==> flow/design.v <==
module Adder (
    in1,
    in2,
    out
);
  parameter width = 32;
  input [width - 1:0] in1, in2;
  output [width - 1:0] out;
  assign out = in1 + in2;
endmodule
module MUX (
    in0,
    in1,
    sel,
    out
);
  parameter width = 32;
  input [width - 1:0] in0, in1;
  input sel;
  output [width - 1:0] out;
  assign out = sel ? in1 : in0;
endmodule
module register (
    clk,
    rst,
    en,
    in,
    out
);
  parameter width = 32;
  input clk, rst, en;
  input [width - 1:0] in;
  output reg [width - 1:0] out;
  always @(posedge clk) begin
    if (rst) out <= 0;
    else if (en) out <= in;
  end
endmodule
module status_reg (
    clk,
    rst,
    en,
    in,
    out
);
  input clk, rst, en;
  input [3:0] in;
  output reg [3:0] out;
  always @(negedge clk) begin
    if (rst) out <= 0;
    else if (en) out <= in;
  end
endmodule
module RegisterFile (
    input clk,
    rst,
    input [3:0] src1,
    src2,
    Dest_wb,
    input [31:0] Result_WB,
    input writeBackEn,
    output [31:0] reg1,
    reg2
);
  reg [31:0] reg_file[0:15];
  integer i;
  always @(negedge clk) begin
    if (rst) begin
      for (i = 0; i < 16; i = i + 1) begin
        reg_file[i] <= i;
      end
    end else if (writeBackEn) begin
      reg_file[Dest_wb] <= Result_WB;
    end
  end
  assign reg1 = reg_file[src1];
  assign reg2 = reg_file[src2];
endmodule
module Condition_Check (
    input [3:0] cond,
    SR,
    output reg flag
);
  wire N, Z, C, V;
  assign N = SR[3];
  assign Z = SR[2];
  assign C = SR[1];
  assign V = SR[0];
  parameter [3:0] EQ = 4'd0, NE = 4'd1, CS_HS = 4'd2, CC_LO = 4'd3, MI = 4'd4, 
                PL = 4'd5, VS = 4'd6, VC = 4'd7, HI = 4'd8, LS = 4'd9, 
                GE = 4'd10, LT = 4'd11, GT = 4'd12, LE = 4'd13, AL = 4'd14;
  always @(cond, SR, N, Z, C, V) begin
    flag = 1;
    case (cond)
      EQ: flag = Z;
      NE: flag = ~Z;
      CS_HS: flag = C;
      CC_LO: flag = ~C;
      MI: flag = N;
      PL: flag = ~N;
      VS: flag = V;
      VC: flag = ~V;
      HI: flag = C & (~Z);
      LS: flag = (~C) & Z;
      GE: flag = N == V;
      LT: flag = N != V;
      GT: flag = (~Z) & (N == V);
      LE: flag = Z | (N != V);
      AL: flag = 1;
      default: flag = 1;
    endcase
  end
endmodule
module ControlUnit (
    input [3:0] OP_Code,
    input [1:0] Mode,
    input S_in,
    I_in,
    output reg [3:0] EXE_CMD,
    output reg WB_EN,
    MEM_R_EN,
    MEM_W_EN,
    B_out,
    S_out
);
  parameter [3:0] NOP = 4'd0, MOV = 4'd1, MVN = 4'd2, ADD = 4'd3, ADC = 4'd4, SUB = 4'd5, SBC = 4'd6,
                    AND = 4'd7, ORR = 4'd8, EOR = 4'd9, CMP = 4'd10, TST = 4'd11, LDR = 4'd12, STR = 4'd13, B = 4'd14;
  reg [3:0] operation;
  always @(Mode, OP_Code, S_in, I_in) begin
    operation = NOP;
    S_out = 1'b0;
    case (Mode)
      2'b00: begin
        S_out = S_in;
        case (OP_Code)
          4'b1101: operation = MOV;
          4'b1111: operation = MVN;
          4'b0100: operation = ADD;
          4'b0101: operation = ADC;
          4'b0010: operation = SUB;
          4'b0110: operation = SBC;
          4'b0000: operation = AND;
          4'b1100: operation = ORR;
          4'b0001: operation = EOR;
          4'b1010: operation = CMP;
          4'b1000: operation = TST;
          default: operation = NOP;
        endcase
      end
      2'b01: begin
        case (OP_Code)
          4'b0100: begin
            if (S_in) operation = LDR;
            else operation = STR;
          end
          default: operation = NOP;
        endcase
      end
      2'b10: begin
        if (I_in) operation = B;
        else operation = NOP;
      end
      default: operation = NOP;
    endcase
  end
  always @(operation, S_in) begin
    EXE_CMD = 4'd0;
    WB_EN = 1'b0;
    MEM_R_EN = 1'b0;
    MEM_W_EN = 1'b0;
    B_out = 1'b0;
    case (operation)
      NOP: begin
        EXE_CMD = 4'b0110;
      end
      MOV: begin
        EXE_CMD = 4'b0001;
        WB_EN   = 1'b1;
      end
      MVN: begin
        EXE_CMD = 4'b1001;
        WB_EN   = 1'b1;
      end
      ADD: begin
        EXE_CMD = 4'b0010;
        WB_EN   = 1'b1;
      end
      ADC: begin
        EXE_CMD = 4'b0011;
        WB_EN   = 1'b1;
      end
      SUB: begin
        EXE_CMD = 4'b0100;
        WB_EN   = 1'b1;
      end
      SBC: begin
        EXE_CMD = 4'b0101;
        WB_EN   = 1'b1;
      end
      AND: begin
        EXE_CMD = 4'b0110;
        WB_EN   = 1'b1;
      end
      ORR: begin
        EXE_CMD = 4'b0111;
        WB_EN   = 1'b1;
      end
      EOR: begin
        EXE_CMD = 4'b1000;
        WB_EN   = 1'b1;
      end
      CMP: begin
        EXE_CMD = 4'b0100;
      end
      TST: begin
        EXE_CMD = 4'b0110;
      end
      LDR: begin
        EXE_CMD = 4'b0010;
        MEM_R_EN = 1'b1;
        WB_EN = 1'b1;
      end
      STR: begin
        EXE_CMD  = 4'b0010;
        MEM_W_EN = 1'b1;
      end
      B: begin
        B_out = 1'b1;
      end
    endcase
  end
endmodule
module IF_Stage (
    input clk,
    rst,
    freeze,
    Branch_Taken,
    input [31:0] Branch_Address,
    output [31:0] PC,
    Instruction,
    output [31:0] imem_addr,
    input [31:0] imem_data
);
  wire en;
  assign en = ~freeze;
  wire [31:0] mux_out, pc_out, adder_out, instruction_memory_out;
  register pc (
      clk,
      rst,
      en,
      mux_out,
      pc_out
  );
  MUX mux (
      adder_out,
      Branch_Address,
      Branch_Taken,
      mux_out
  );
  Adder adder (
      32'd4,
      pc_out,
      adder_out
  );
  assign PC = adder_out;
  assign imem_addr = pc_out;
  assign Instruction = imem_data;
endmodule
module IF_Stage_Reg (
    input clk,
    rst,
    freeze,
    flush,
    input [31:0] PC_in,
    Instruction_in,
    output reg [31:0] PC,
    instructions
);
  wire en;
  assign en = ~freeze;
  always @(posedge clk) begin
    if (flush) begin
      PC <= 0;
      instructions <= 0;
    end else if (rst) begin
      PC <= 0;
      instructions <= 0;
    end else if (en) begin
      PC <= PC_in;
      instructions <= Instruction_in;
    end
  end
endmodule
module ID_Stage (
    input clk,
    rst,
    input [31:0] Instruction,
    input [31:0] Result_WB,
    input writeBackEN,
    input [3:0] Dest_wb,
    input hazard,
    input [3:0] SR,
    output WB_EN,
    MEM_R_EN,
    MEM_W_EN,
    B,
    S,
    output [3:0] EXE_CMD,
    output [31:0] Val_Rn,
    Val_Rm,
    output imm,
    output [11:0] Shift_operand,
    output [23:0] Signed_imm_24,
    output [3:0] Dest,
    output [3:0] src1,
    src2,
    output Two_src
);
  wire [3:0] cond, OPCode, Rn, Rm, Rd, rotate_imm, immed_8, CU_EXE_CMD;
  wire [1:0] OPC_mode;
  wire OPC_S, CU_B, CU_S, CU_WB_EN, CU_MEM_R_EN, CU_MEM_W_EN, cond_flag, zero_sel, not_cond_flag;
  assign cond = Instruction[31:28];
  assign OPC_mode = Instruction[27:26];
  assign imm = Instruction[25];
  assign OPCode = Instruction[24:21];
  assign OPC_S = Instruction[20];
  assign Rn = Instruction[19:16];
  assign Rd = Instruction[15:12];
  assign not_cond_flag = ~cond_flag;
  assign zero_sel = not_cond_flag | hazard;
  assign Two_src = (~imm) | MEM_W_EN;
  assign src1 = Rn;
  assign src2 = Rm;
  assign Dest = Instruction[15:12];
  assign Signed_imm_24 = Instruction[23:0];
  assign Shift_operand = Instruction[11:0];
  assign Rm = MEM_W_EN ? Rd : Instruction[3:0];
  assign {EXE_CMD, WB_EN, MEM_R_EN, MEM_W_EN, B, S} = zero_sel ? 9'b0: 
         {CU_EXE_CMD, CU_WB_EN, CU_MEM_R_EN, CU_MEM_W_EN, CU_B, CU_S};
  Condition_Check condition_check (
      cond,
      SR,
      cond_flag
  );
  RegisterFile register_file (
      clk,
      rst,
      Rn,
      Rm,
      Dest_wb,
      Result_WB,
      writeBackEN,
      Val_Rn,
      Val_Rm
  );
  ControlUnit control_unit (
      OPCode,
      OPC_mode,
      OPC_S,
      imm,
      CU_EXE_CMD,
      CU_WB_EN,
      CU_MEM_R_EN,
      CU_MEM_W_EN,
      CU_B,
      CU_S
  );
endmodule
module ID_Stage_Reg (
    input clk,
    rst, freeze,
    flush,
    WB_EN_IN,
    MEM_R_EN_IN,
    MEM_W_EN_IN,
    B_IN,
    S_IN,
    input [3:0] EXE_CMD_IN,
    SR_IN,   
    input [31:0] PC_IN,
    Val_Rn_IN,
    Val_Rm_IN,
    input imm_IN,
    input [11:0] Shift_operand_IN,
    input [23:0] Signed_imm_24_IN,
    input [3:0] Dest_IN,
    Src1_IN,
    Src2_IN,
    output reg WB_EN,
    MEM_R_EN,
    MEM_W_EN,
    B,
    S,
    output reg [3:0] EXE_CMD,
    output reg [31:0] PC,
    Val_Rn,
    Val_Rm,
    output reg imm,
    output reg [11:0] Shift_operand,
    output reg [23:0] Signed_imm_24,
    output reg [3:0] Dest,
    Src1,
    Src2,
    SR_OUT   
);
  always @(posedge clk) begin
    if (flush) begin
      WB_EN <= 0;
      MEM_R_EN <= 0;
      MEM_W_EN <= 0;
      B <= 0;
      S <= 0;
      EXE_CMD <= 0;
      PC <= 0;
      Val_Rn <= 0;
      Val_Rm <= 0;
      imm <= 0;
      Shift_operand <= 0;
      Signed_imm_24 <= 0;
      Dest <= 0;
      Src1 <= 0;
      Src2 <= 0;
      SR_OUT <= 0;
    end else if (rst | flush) begin
      WB_EN <= 0;
      MEM_R_EN <= 0;
      MEM_W_EN <= 0;
      B <= 0;
      S <= 0;
      EXE_CMD <= 0;
      PC <= 0;
      Val_Rn <= 0;
      Val_Rm <= 0;
      imm <= 0;
      Shift_operand <= 0;
      Signed_imm_24 <= 0;
      Dest <= 0;
      Src1 <= 0;
      Src2 <= 0;
      SR_OUT <= 0;
    end else if (~freeze) begin
      WB_EN <= WB_EN_IN;
      MEM_R_EN <= MEM_R_EN_IN;
      MEM_W_EN <= MEM_W_EN_IN;
      B <= B_IN;
      S <= S_IN;
      EXE_CMD <= EXE_CMD_IN;
      PC <= PC_IN;
      Val_Rn <= Val_Rn_IN;
      Val_Rm <= Val_Rm_IN;
      imm <= imm_IN;
      Shift_operand <= Shift_operand_IN;
      Signed_imm_24 <= Signed_imm_24_IN;
      Dest <= Dest_IN;
      Src1 <= Src1_IN;
      Src2 <= Src2_IN;
      SR_OUT <= SR_IN;
    end
  end
endmodule
module Val2Generator (
    input I,
    bypass_rm,
    input [31:0] Val_Rm,
    input [11:0] Shift_operand,
    output reg [31:0] out
);
  parameter [1:0] LSL = 2'b00, LSR = 2'b01, ASR = 2'b10, ROR = 2'b11;
  wire [ 4:0] shift_imm;
  wire [ 1:0] shift;
  wire [ 3:0] rotate_imm;
  wire [ 7:0] immed_8;
  reg  [31:0] shift_buffer;
  assign immed_8 = Shift_operand[7:0];
  assign rotate_imm = Shift_operand[11:8];
  assign shift_imm = Shift_operand[11:7];
  assign shift = Shift_operand[6:5];
  always @(bypass_rm, I, shift, Val_Rm, shift_imm, immed_8, Shift_operand, rotate_imm) begin
    shift_buffer = 0;
    case (bypass_rm)   
      1'b0:
      case (I)
        1'b0: begin
          case (shift)
            LSL: out = Val_Rm << shift_imm;
            LSR: out = Val_Rm >> shift_imm;
            ASR: out = Val_Rm >>> shift_imm;
            ROR: out = Val_Rm << shift_imm | Val_Rm >> 5 - shift_imm;   
          endcase
        end
        1'b1: begin
          shift_buffer = {24'd0, immed_8};
          out = shift_buffer >> (rotate_imm << 1) | shift_buffer << (32 - (rotate_imm << 1));
        end
        default: out = 32'b0;
      endcase
      1'b1: out = {20'b0, Shift_operand};
    endcase
  end
endmodule
module ALU (
    input signed [31:0] in1,
    in2,
    input [3:0] EXE_CMD,
    input C,
    output [3:0] Status_bit,
    output reg signed [31:0] result
);
  parameter [3:0] MOV = 4'b001, MVN = 4'b1001, ADD_LDR_STR = 4'b0010, ADC = 4'b0011, SUB_CMP = 4'b0100, SBC = 4'b0101,
                    AND_TST = 4'b0110, ORR = 4'b0111, EOR = 4'b1000, TST = 4'b0110;
  reg N, Z, Co, V;
  assign Status_bit = {N, Z, Co, V};
  always @(in1, in2, C, EXE_CMD) begin
    N  = 1'b0;
    Z  = 1'b0;
    Co = 1'b0;
    V  = 1'b0;
    case (EXE_CMD)
      MOV:    result = in2;
      MVN:    result = ~in2;
      ADD_LDR_STR:    begin
                {Co,result} = in1 + in2;
                if(in1 > 0 & in2 > 0 & result < 0)
                    V = 1'b1;
                else if(in1 < 0 & in2 < 0 & result > 0)
                    V = 1'b1;
                else if(in1 > 0 & in2 < 0 & result > in1)
                    V = 1'b1;
                else if(in1 < 0 & in2 > 0 & result < in1)
                    V = 1'b1;
            end
      ADC:    begin
                {Co,result} = in1 + in2 + C;
                if(in1 > 0 & in2 > 0 & result < 0)
                    V = 1'b1;
                else if(in1 < 0 & in2 < 0 & result > 0)
                    V = 1'b1;
                else if(in1 > 0 & in2 < 0 & result > in1)
                    V = 1'b1;
                else if(in1 < 0 & in2 > 0 & result < in1)
                    V = 1'b1;
            end
      SUB_CMP:    begin
                result = in1 - in2;
                if(in1 > 0 & in2 < 0 & result < 0)
                    V = 1'b1;
                else if(in1 < 0 & in2 > 0 & result > 0)
                    V = 1'b1;
                else if(in1 > 0 & in2 > 0 & result > in1)
                    V = 1'b1;
                else if (in1 < 0 & in2 < 0 & result < in1)
                    V = 1'b1;
            end
      SBC:    begin
                result = in1 - in2 - (C);
                if(in1 > 0 & in2 < 0 & result < 0)
                    V = 1'b1;
                else if(in1 < 0 & in2 > 0 & result > 0)
                    V = 1'b1;
                else if(in1 > 0 & in2 > 0 & result > in1)
                    V = 1'b1;
                else if (in1 < 0 & in2 < 0 & result < in1)
                    V = 1'b1;
            end
      AND_TST:    result = in1 & in2;
      ORR:    result = in1 | in2;
      EOR:    result = in1 ^ in2;
      default: result = 32'b0;
    endcase
    if (result == 0) Z = 1'b1;
    if (result < 0) N = 1'b1;
  end
endmodule
module EXE_Stage (
    input         clk,
    input  [ 3:0] EXE_CMD,
    input         MEM_R_EN,
    MEM_W_EN,
    input  [31:0] PC,
    Val_Rn,
    Val_Rm,
    ALU_res_in,
    WB_data,   
    input         imm,
    input  [11:0] Shift_operand,
    input  [23:0] Signed_imm_24,
    input  [ 3:0] SR,
    input  [ 1:0] sel_src1,
    sel_src2,   
    output [31:0] ALU_result,
    mux2_out,   
    Br_addr,
    output [ 3:0] status
);
  wire bypass_rm;
  wire [31:0] val2, extended_imm, shifted_imm, mux1_out;
  assign extended_imm = {
    Signed_imm_24[23],
    Signed_imm_24[23],
    Signed_imm_24[23],
    Signed_imm_24[23],
    Signed_imm_24[23],
    Signed_imm_24[23],
    Signed_imm_24[23],
    Signed_imm_24[23],
    Signed_imm_24
  };
  assign shifted_imm = extended_imm << 2;
  assign bypass_rm = MEM_W_EN | MEM_R_EN;
  assign mux1_out = (sel_src1 == 2'b00) ? Val_Rn :   
      (sel_src1 == 2'b01) ? ALU_res_in : (sel_src1 == 2'b10) ? WB_data : Val_Rn;
  assign mux2_out = (sel_src2 == 2'b00) ? Val_Rm :
                    (sel_src2 == 2'b01) ? ALU_res_in :
                    (sel_src2 == 2'b10) ? WB_data :
                    Val_Rm;
  Val2Generator v2gen (
      imm,
      bypass_rm,
      mux2_out,
      Shift_operand,
      val2
  );
  ALU alu (
      mux1_out,
      val2,
      EXE_CMD,
      SR[1],
      status,
      ALU_result
  );
  Adder pc_adder (
      PC,
      shifted_imm,
      Br_addr
  );
endmodule
module EXE_Stage_Reg (
    input clk,
    rst,
    freeze,
    WB_EN_IN,
    MEM_R_EN_IN,
    MEM_W_EN_IN,
    input [31:0] ALU_result_inp,
    ST_val_in,
    input [3:0] Dest_in,
    output reg WB_EN,
    MEM_R_EN,
    MEM_W_EN,
    output reg [31:0] ALU_result,
    Val_Rm,
    output reg [3:0] Dest
);
  always @(posedge clk) begin
    if (rst) {WB_EN, MEM_R_EN, MEM_W_EN, ALU_result, Val_Rm, Dest} <= 71'b0;
    else if (~freeze) begin
      WB_EN <= WB_EN_IN;
      MEM_R_EN <= MEM_R_EN_IN;
      MEM_W_EN <= MEM_W_EN_IN;
      ALU_result <= ALU_result_inp;
      Val_Rm <= ST_val_in;
      Dest <= Dest_in;
    end
  end
endmodule
module Sram_Controller (
    input clk,
    rst,
    wr_en,
    rd_en,
    input [31:0] address,
    writeData,
    output [31:0] readData,
    output ready,
    input [15:0] SRAM_DQ_I,
    output [15:0] SRAM_DQ_O,
    output reg [17:0] SRAM_ADDR,
    output reg SRAM_WE_N
);
  parameter [3:0] idle = 0, writeState0 = 1, writeState1 = 2, readState0 = 3, readState1 = 4, readState2 = 5, readState3 = 6, readState4 = 7;
  reg [3:0] ns, ps;
  reg [15:0] readLSB;
  reg [31:0] res;
  always @* begin
    ns = idle;
    case (ps)
      idle: begin
        if (~wr_en & ~rd_en) ns = idle;
        else if (wr_en) ns = writeState0;
        else ns = readState0;
      end
      writeState0: ns = writeState1;
      writeState1: ns = idle;
      readState0: ns = readState1;
      readState1: ns = readState2;
      readState2: ns = readState3;
      readState3: ns = readState4;
      readState4: ns = idle;
      default: ns = idle;
    endcase
  end
  always @(ps, address) begin
    SRAM_ADDR = 18'b0;
    SRAM_WE_N = 1'b1;
    case (ps)
      writeState0: begin
        SRAM_ADDR = {address[18:2], 1'b0};
        SRAM_WE_N = 1'b0;
      end
      writeState1: begin
        SRAM_ADDR = {address[18:2], 1'b1};
        SRAM_WE_N = 1'b0;
      end
      readState0: begin
        SRAM_ADDR = {address[18:2], 1'b0};
      end
      readState1: begin
        SRAM_ADDR = {address[18:2], 1'b0};
      end
      readState2: begin
        SRAM_ADDR = {address[18:2], 1'b1};
      end
      readState3: begin
        SRAM_ADDR = {address[18:2], 1'b1};
      end
      default: begin
      end
    endcase
  end
  always @(posedge clk) begin
    if (ps == readState1) readLSB <= SRAM_DQ_I;
    if (ps == readState3) res <= {SRAM_DQ_I, readLSB};
  end
  always @(posedge clk) begin
    if (rst) ps <= idle;
    else ps <= ns;
  end
  assign ready = (ns == idle) ? 1'b1 : 1'b0;
  assign readData = res;
  assign SRAM_DQ_O = (ps == writeState1) ? writeData[31:16] : writeData[15:0];
endmodule
module MEM_reg (
    input clk,
    rst,
    freeze,
    WB_en_in,
    MEM_R_en_in,
    input [31:0] ALU_result_in,
    Mem_read_value_in,
    input [3:0] Dest_in,
    output reg WB_en,
    MEM_R_en,
    output reg [31:0] ALU_result,
    Mem_read_value,
    output reg [3:0] Dest
);
  always @(posedge clk) begin
    if (rst) {WB_en, MEM_R_en, ALU_result, Mem_read_value, Dest} <= 70'b0;
    else if (~freeze) begin
      Dest <= Dest_in;
      Mem_read_value <= Mem_read_value_in;
      ALU_result <= ALU_result_in;
      MEM_R_en <= MEM_R_en_in;
      WB_en <= WB_en_in;
    end
  end
endmodule
module WB_Stage (
    input [31:0] ALU_result,
    MEM_result,
    input MEM_R_en,
    output [31:0] out
);
  assign out = MEM_R_en ? MEM_result : ALU_result;
endmodule
module Hazard_Detection_Unit (
    input [3:0] src1,
    src2,
    Exe_Dest,
    input Exe_WB_EN,
    processor_mode,
    input [3:0] Mem_Dest,
    input Mem_WB_EN,
    output reg Hazard_Detected
);
  always @(src1, src2, Exe_WB_EN, Mem_Dest, Mem_WB_EN, Exe_Dest, processor_mode) begin
    Hazard_Detected = 1'b0;
    if (~processor_mode) begin
      if ((Exe_WB_EN & (src1 == Exe_Dest))|
          (Mem_WB_EN & (src1 == Mem_Dest))|
          (Exe_WB_EN & (src2 == Exe_Dest))|
          (Mem_WB_EN & (src2 == Mem_Dest)))
        Hazard_Detected = 1'b1;
    end
  end
endmodule
module Forwarding_Unit (
    input [3:0] WB_dest,
    Mem_Dest,
    src1,
    src2,
    input WB_en,
    Mem_WB_en,
    processor_mode,
    output reg [1:0] sel_src1,
    sel_src2
);
  always @(*) begin
    sel_src1 = 2'd0;
    sel_src2 = 2'd0;
    if (processor_mode) begin
      if (Mem_WB_en) begin
        if (src1 == Mem_Dest) sel_src1 = 2'd1;
        if (src2 == Mem_Dest) sel_src2 = 2'd1;
      end
      if (WB_en) begin
        if (src1 == WB_dest) sel_src1 = 2'd2;
        if (src2 == WB_dest) sel_src2 = 2'd2;
      end
    end
  end
endmodule
module ARM (
    input clk,
    input rst,
    output [31:0] imem_addr,
    input [31:0] imem_data,
    output [17:0] SRAM_ADDR,
    output [15:0] SRAM_DQ_O,
    input [15:0] SRAM_DQ_I,
    output SRAM_WE_N
);
  wire [17:0] SW;
  assign SW = {16'b0, 1'b1, rst};
  wire freeze, flush;
  wire writeBackEN_ID, hazard, WB_EN_ID_Stage,MEM_R_EN_ID_Stage, 
		MEM_W_EN_ID_Stage,B_ID_Stage,S_ID_Stage,imm_ID_Stage, 
		Two_src_ID_Stage, imm_ID_Reg, WB_EN_ID_Reg, MEM_W_EN_ID_Reg,
		MEM_R_EN_ID_Reg, B_ID_Reg, S_ID_Reg;
  wire [31:0] PC_IF_Stage, Inst_IF_Stage, Inst_IF_Reg, 
				Val_Rn_ID_Stage, Val_Rm_ID_Stage, PC_IF_Reg, 
			    PC_ID_Reg, Val_Rn_ID_Reg, Val_Rm_ID_Reg;
  wire [31:0] Result_WB, Mem_res_feedback;
  wire [3:0] Des_wb;
  wire [3:0] EXE_CMD_ID_Stage,EXE_CMD_ID_Reg, Dest_ID_Stage, src1_ID_Stage, src2_ID_Stage, dest_ID_Reg;
  wire [23:0] Signed_imm_24_ID_Stage, Signed_imm_24_ID_Reg;
  wire [11:0] Shift_operand, Shift_operand_ID_Reg;
  wire [3:0] SR, Status_bit;
  wire [31:0] ALU_result_EXE_Reg, Val_Rm_EXE_Reg;
  wire [31:0] MEM_result_MEM_Stage;
  wire [3:0] dest_EXE_Reg, src1_ID_Reg, src2_ID_Reg;
  wire WB_EN_EXE_Reg, MEM_R_EN_EXE_Reg, MEM_W_EN_EXE_Reg, processor_mode;
  wire [31:0] ALU_result_EXE_Stage, Br_addr, Val_Rm_EXE_Stage;
  wire [3:0] status, SR_ID_Reg;
  wire [1:0] fw_sel_src1, fw_sel_src2;
  assign processor_mode = SW[1];
  assign hazard = freeze;
  assign flush = 1'b0;
  assign Mem_res_feedback = MEM_R_EN_EXE_Reg ? MEM_result_MEM_Stage : ALU_result_EXE_Reg;
  wire slow_clk;
  wire Sram_Busy;
  assign slow_clk = clk;
  IF_Stage fetch (
      slow_clk,
      SW[0],
      (freeze | ~Sram_Busy),
      B_ID_Reg,
      Br_addr,
      PC_IF_Stage,
      Inst_IF_Stage,
      imem_addr,
      imem_data
  );
  IF_Stage_Reg if_reg (
      slow_clk,
      SW[0],
      (freeze | ~Sram_Busy),
      flush,
      PC_IF_Stage,
      Inst_IF_Stage,
      PC_IF_Reg,
      Inst_IF_Reg
  );
  ID_Stage decode (
      slow_clk,
      SW[0],
      Inst_IF_Reg,
      Result_WB,
      writeBackEN_ID,
      Des_wb,
      hazard,
      SR,
      WB_EN_ID_Stage,
      MEM_R_EN_ID_Stage,
      MEM_W_EN_ID_Stage,
      B_ID_Stage,
      S_ID_Stage,
      EXE_CMD_ID_Stage,
      Val_Rn_ID_Stage,
      Val_Rm_ID_Stage,
      imm_ID_Stage,
      Shift_operand,
      Signed_imm_24_ID_Stage,
      Dest_ID_Stage,
      src1_ID_Stage,
      src2_ID_Stage,
      Two_src_ID_Stage
  );
  ID_Stage_Reg id_reg (
      slow_clk,
      SW[0],
      (~Sram_Busy),
      flush,
      WB_EN_ID_Stage,
      MEM_R_EN_ID_Stage,
      MEM_W_EN_ID_Stage,
      B_ID_Stage,
      S_ID_Stage,
      EXE_CMD_ID_Stage,
      SR,
      PC_IF_Reg,
      Val_Rn_ID_Stage,
      Val_Rm_ID_Stage,
      imm_ID_Stage,
      Shift_operand,
      Signed_imm_24_ID_Stage,
      Dest_ID_Stage,
      src1_ID_Stage,
      src2_ID_Stage,
      WB_EN_ID_Reg,
      MEM_R_EN_ID_Reg,
      MEM_W_EN_ID_Reg,
      B_ID_Reg,
      S_ID_Reg,
      EXE_CMD_ID_Reg,
      PC_ID_Reg,
      Val_Rn_ID_Reg,
      Val_Rm_ID_Reg,
      imm_ID_Reg,
      Shift_operand_ID_Reg,
      Signed_imm_24_ID_Reg,
      dest_ID_Reg,
      src1_ID_Reg,
      src2_ID_Reg,
      SR_ID_Reg
  );
  status_reg Status_Register (
      slow_clk,
      SW[0],
      S_ID_Reg,
      Status_bit,
      SR
  );
  EXE_Stage execute (
      slow_clk,
      EXE_CMD_ID_Reg,
      MEM_R_EN_ID_Reg,
      MEM_W_EN_ID_Reg,
      PC_ID_Reg,
      Val_Rn_ID_Reg,
      Val_Rm_ID_Reg,
      Mem_res_feedback,
      Result_WB,
      imm_ID_Reg,
      Shift_operand_ID_Reg,
      Signed_imm_24_ID_Reg,
      SR_ID_Reg,
      fw_sel_src1,
      fw_sel_src2,
      ALU_result_EXE_Stage,
      Val_Rm_EXE_Stage,
      Br_addr,
      Status_bit
  );
  EXE_Stage_Reg EX_Reg (
      slow_clk,
      SW[0],
      (~Sram_Busy),
      WB_EN_ID_Reg,
      MEM_R_EN_ID_Reg,
      MEM_W_EN_ID_Reg,
      ALU_result_EXE_Stage,
      Val_Rm_EXE_Stage,
      dest_ID_Reg,
      WB_EN_EXE_Reg,
      MEM_R_EN_EXE_Reg,
      MEM_W_EN_EXE_Reg,
      ALU_result_EXE_Reg,
      Val_Rm_EXE_Reg,
      dest_EXE_Reg
  );
  wire MEM_R_en_MEM_Reg;
  wire [31:0] ALU_result_MEM_Reg, Mem_read_value_MEM_Reg;
  MEM_reg mem_reg (
      slow_clk,
      SW[0],
      (~Sram_Busy),
      (~Sram_Busy) ? (1'b0) : (WB_EN_EXE_Reg),
      MEM_R_EN_EXE_Reg,
      ALU_result_EXE_Reg,
      MEM_result_MEM_Stage,
      dest_EXE_Reg,
      writeBackEN_ID,
      MEM_R_en_MEM_Reg,
      ALU_result_MEM_Reg,
      Mem_read_value_MEM_Reg,
      Des_wb
  );
  WB_Stage wb_stage (
      ALU_result_MEM_Reg,
      Mem_read_value_MEM_Reg,
      MEM_R_en_MEM_Reg,
      Result_WB
  );
  Hazard_Detection_Unit hdu (
      src1_ID_Stage,
      src2_ID_Stage,
      dest_ID_Reg,
      WB_EN_ID_Reg,
      processor_mode,
      dest_EXE_Reg,
      WB_EN_EXE_Reg,
      freeze
  );
  Forwarding_Unit fwu (
      Des_wb,
      dest_EXE_Reg,
      src1_ID_Reg,
      src2_ID_Reg,
      writeBackEN_ID,
      WB_EN_EXE_Reg,
      processor_mode,
      fw_sel_src1,
      fw_sel_src2
  );
  Sram_Controller SC (
      slow_clk,
      SW[0],
      MEM_W_EN_EXE_Reg,
      MEM_R_EN_EXE_Reg,
      ALU_result_EXE_Reg,
      Val_Rm_EXE_Reg,
      MEM_result_MEM_Stage,
      Sram_Busy,
      SRAM_DQ_I,
      SRAM_DQ_O,
      SRAM_ADDR,
      SRAM_WE_N
  );
endmodule
# --- Tool chain data of ARM ---
# The steps from the RTL of ARM to its reports follow in flow order.
# Lines are those of the file above, counted from 1.
# Operators carry their Yosys type and port widths (W data, S select, Z words).
# Library cell names are shortened.
design:
  top_module: "ARM"
  clock: "clk"
  cell_library: "sky130hd"
  lib_corner: "tt_025C_1v80"

# --- Elaborated design ---
# Counts by Yosys on the flattened word-level netlist (proc, flatten, opt, wreduce; memories kept). Print and check cells are left out.
# Yosys's memory passes give these memory sizes; they may raise the number of words (mostly to a power of two), join words into wider ones and drop unused or constant bits.
word_totals:
  regBits: 385
  ram_bits: 512
  mem_bits_ro: 192
  memories: 3
  input_bits: 50
classes:
  addsub: 10
  cmp: 21
  eq_ne: 44
  n_shift: 6
  mux: 65
  logic: 40
  n_reduce_logical: 11
memory_table:
  columns: ["name", "size", "width", "line", "source"]
  rows:
  - ["decode.register_file.reg_file", 16, 32, 65, "reg [31:0] reg_file[0:15];"]
  - ["(no name shown)", 16, 8, 172, "case (operation)"]
  - ["(no name shown)", 16, 4, 135, "case (OP_Code)"]
op_table:
  columns: ["cell", "count"]
  rows:
  - ["$mux W32", 11]
  - ["$pmux W32 S9", 1]
  - ["$lt A32 B1 Y1 const B", 7]
  - ["$gt A32 B1 Y1 const B", 6]
  - ["$gt A32 B32 Y1", 4]
  - ["$lt A32 B32 Y1", 4]
  - ["$pmux W32 S4", 1]
  - ["$pmux W32 S2", 2]
  - ["$or A32 B32 Y32", 3]
  - ["$add A32 B32 Y33", 2]
  - ["$sub A32 B32 Y32", 2]
  - ["$eq A4 B3 Y1 const B", 12]
  - ["$pmux W18 S2", 1]
  - ["$add A33 B1 Y33", 1]
  - ["$add A3 B32 Y32 const A", 1]
  - ["$sub A32 B1 Y32", 1]
  - ["$add A32 B32 Y32", 1]
  - ["$and A32 B32 Y32", 1]
  - ["$xor A32 B32 Y32", 1]
  - ["$shr A32 B32 Y32", 1]
  - ["$shl A32 B5 Y32", 1]
  - ["$shr A32 B5 Y32", 1]
  - ["$sshr A32 B5 Y32", 1]
  - ["$not A32 Y32", 1]
  - ["$logic_not A32 Y1", 1]
  - ["$eq A4 B4 Y1 const B", 8]
  - ["$shl A8 B32 Y32", 1]
  - ["$shr A8 B4 Y32", 1]
# Other operator kinds: 26; their cells: 119.

# --- Depth ---
# Longest topological path by Yosys (ltp), each cell counted once; first at word level (registers and memories cut), then after technology mapping (sequential cells cut; the memories' decode and read muxes count).
depth:
  depth_word: 23
  abc_area: 1
  depth_mapped: 60

# --- After synthesis ---
# The flow's flattened synthesis, as Yosys stat reports it; memories are mapped. The netlist is that of the ABC_AREA named above (0 if unset); the other value can give another one.
mapped:
  cell_count: 8899
  area_mm2: 0.0648309
  flip_flops: 948
types:
  columns: ["cell", "count", "area_total_um2"]
  rows:
  - ["edfxtp_1", 560, 1.68E+04]
  - ["dfxtp_1", 388, 7767.45]
  - ["nor2_1", 1620, 6.08E+03]
  - ["nand2_1", 1443, 5.42E+03]
  - ["o21ai_0", 1022, 5.11E+03]
  - ["ha_1", 319, 3.99E+03]
  - ["a21oi_1", 564, 2.82E+03]
  - ["inv_1", 667, 2.5E+03]
  - ["nand3_1", 455, 2.28E+03]
  - ["clkbuf_1", 472, 1.77E+03]
  - ["xor2_1", 147, 1.29E+03]
  - ["o22ai_1", 176, 1.1E+03]
  - ["o211ai_1", 119, 893.357]
  - ["o221ai_1", 81, 709.43]
  - ["nand3_2", 49, 490.47]
  - ["a211oi_1", 60, 450.432]
  - ["nand4_1", 71, 444.176]
  - ["nor3_1", 74, 370.355]
# Other cell types: 59; their cells: 612.

# Below are 4 stored runs of the flow (Yosys, OpenROAD; platform sky130hd) on ARM, each with its settings and what was measured, unordered. Constraints: input delay and output delay 20% of the set period each, output load 0.01 pF.
runs:
  - name: "run 1"
    settings:
      ABC_AREA: 1
      CAP_MARGIN: 30
      CELL_PAD_IN_SITES_DETAIL_PLACEMENT: 2
      CORE_MARGIN: 4
      CORE_UTILIZATION: 32
      CTS_CLUSTER_SIZE: 37
      HOLD_SLACK_MARGIN: 0.07
      SLEW_MARGIN: 10
      TNS_END_PERCENT: 45
      period_ns: 23.0
    results:
      post_route_stdcell_area_mm2: 0.0754261
      setup_ws_ns: 0.127
      synth_chip_area_mm2: 0.0648309
      design_die_area_mm2: 0.20986
      tns_setup_ns: 0.000
      hold_ws_ns: 0.417
      fin_util_frac: 0.376
  - name: "run 2"
    settings:
      ABC_AREA: 1
      CAP_MARGIN: 30
      CELL_PAD_IN_SITES_DETAIL_PLACEMENT: 2
      CORE_MARGIN: 4
      CORE_UTILIZATION: 32
      CTS_CLUSTER_DIAMETER: 388
      CTS_CLUSTER_SIZE: 37
      HOLD_SLACK_MARGIN: 0.07
      MIN_ROUTING_LAYER: "met2"
      SLEW_MARGIN: 10
      TNS_END_PERCENT: 45
      period_ns: 19.9
    outcome: "not finished: routing ended with error GRT-0116"
  - name: "run 3"
    settings:
      ABC_AREA: 0
      CAP_MARGIN: 20
      CELL_PAD_IN_SITES_DETAIL_PLACEMENT: 0
      CORE_ASPECT_RATIO: 1.38
      CORE_MARGIN: 8
      CORE_UTILIZATION: 40
      CTS_CLUSTER_DIAMETER: 173
      CTS_CLUSTER_SIZE: 65
      GPL_ROUTABILITY_DRIVEN: 1
      GPL_TIMING_DRIVEN: 1
      HOLD_SLACK_MARGIN: 0.24
      MAX_ROUTING_LAYER: "met4"
      PLACE_DENSITY: 0.6
      SETUP_SLACK_MARGIN: 5.0
      period_ns: 21.0
      SLEW_MARGIN: 20
    results:
      post_route_stdcell_area_mm2: 0.0819486
      setup_ws_ns: 1.615
      synth_chip_area_mm2: 0.0657431
      design_die_area_mm2: 0.177756
      tns_setup_ns: 0.000
      hold_ws_ns: 0.453
      fin_util_frac: 0.5
  - name: "run 4"
    settings:
      ABC_AREA: 0
      CAP_MARGIN: 0
      CELL_PAD_IN_SITES_DETAIL_PLACEMENT: 0
      CORE_ASPECT_RATIO: 1.38
      CORE_MARGIN: 8
      CORE_UTILIZATION: 40
      CTS_CLUSTER_DIAMETER: 339
      CTS_CLUSTER_SIZE: 65
      GPL_ROUTABILITY_DRIVEN: 1
      GPL_TIMING_DRIVEN: 1
      HOLD_SLACK_MARGIN: 0.24
      MAX_ROUTING_LAYER: "met4"
      PLACE_DENSITY: 0.6
      period_ns: 21.0
      SLEW_MARGIN: 20
    results:
      post_route_stdcell_area_mm2: 0.0772966
      setup_ws_ns: 0.363
      synth_chip_area_mm2: 0.0657431
      design_die_area_mm2: 0.177756
      tns_setup_ns: 0.000
      hold_ws_ns: 0.455
      fin_util_frac: 0.471
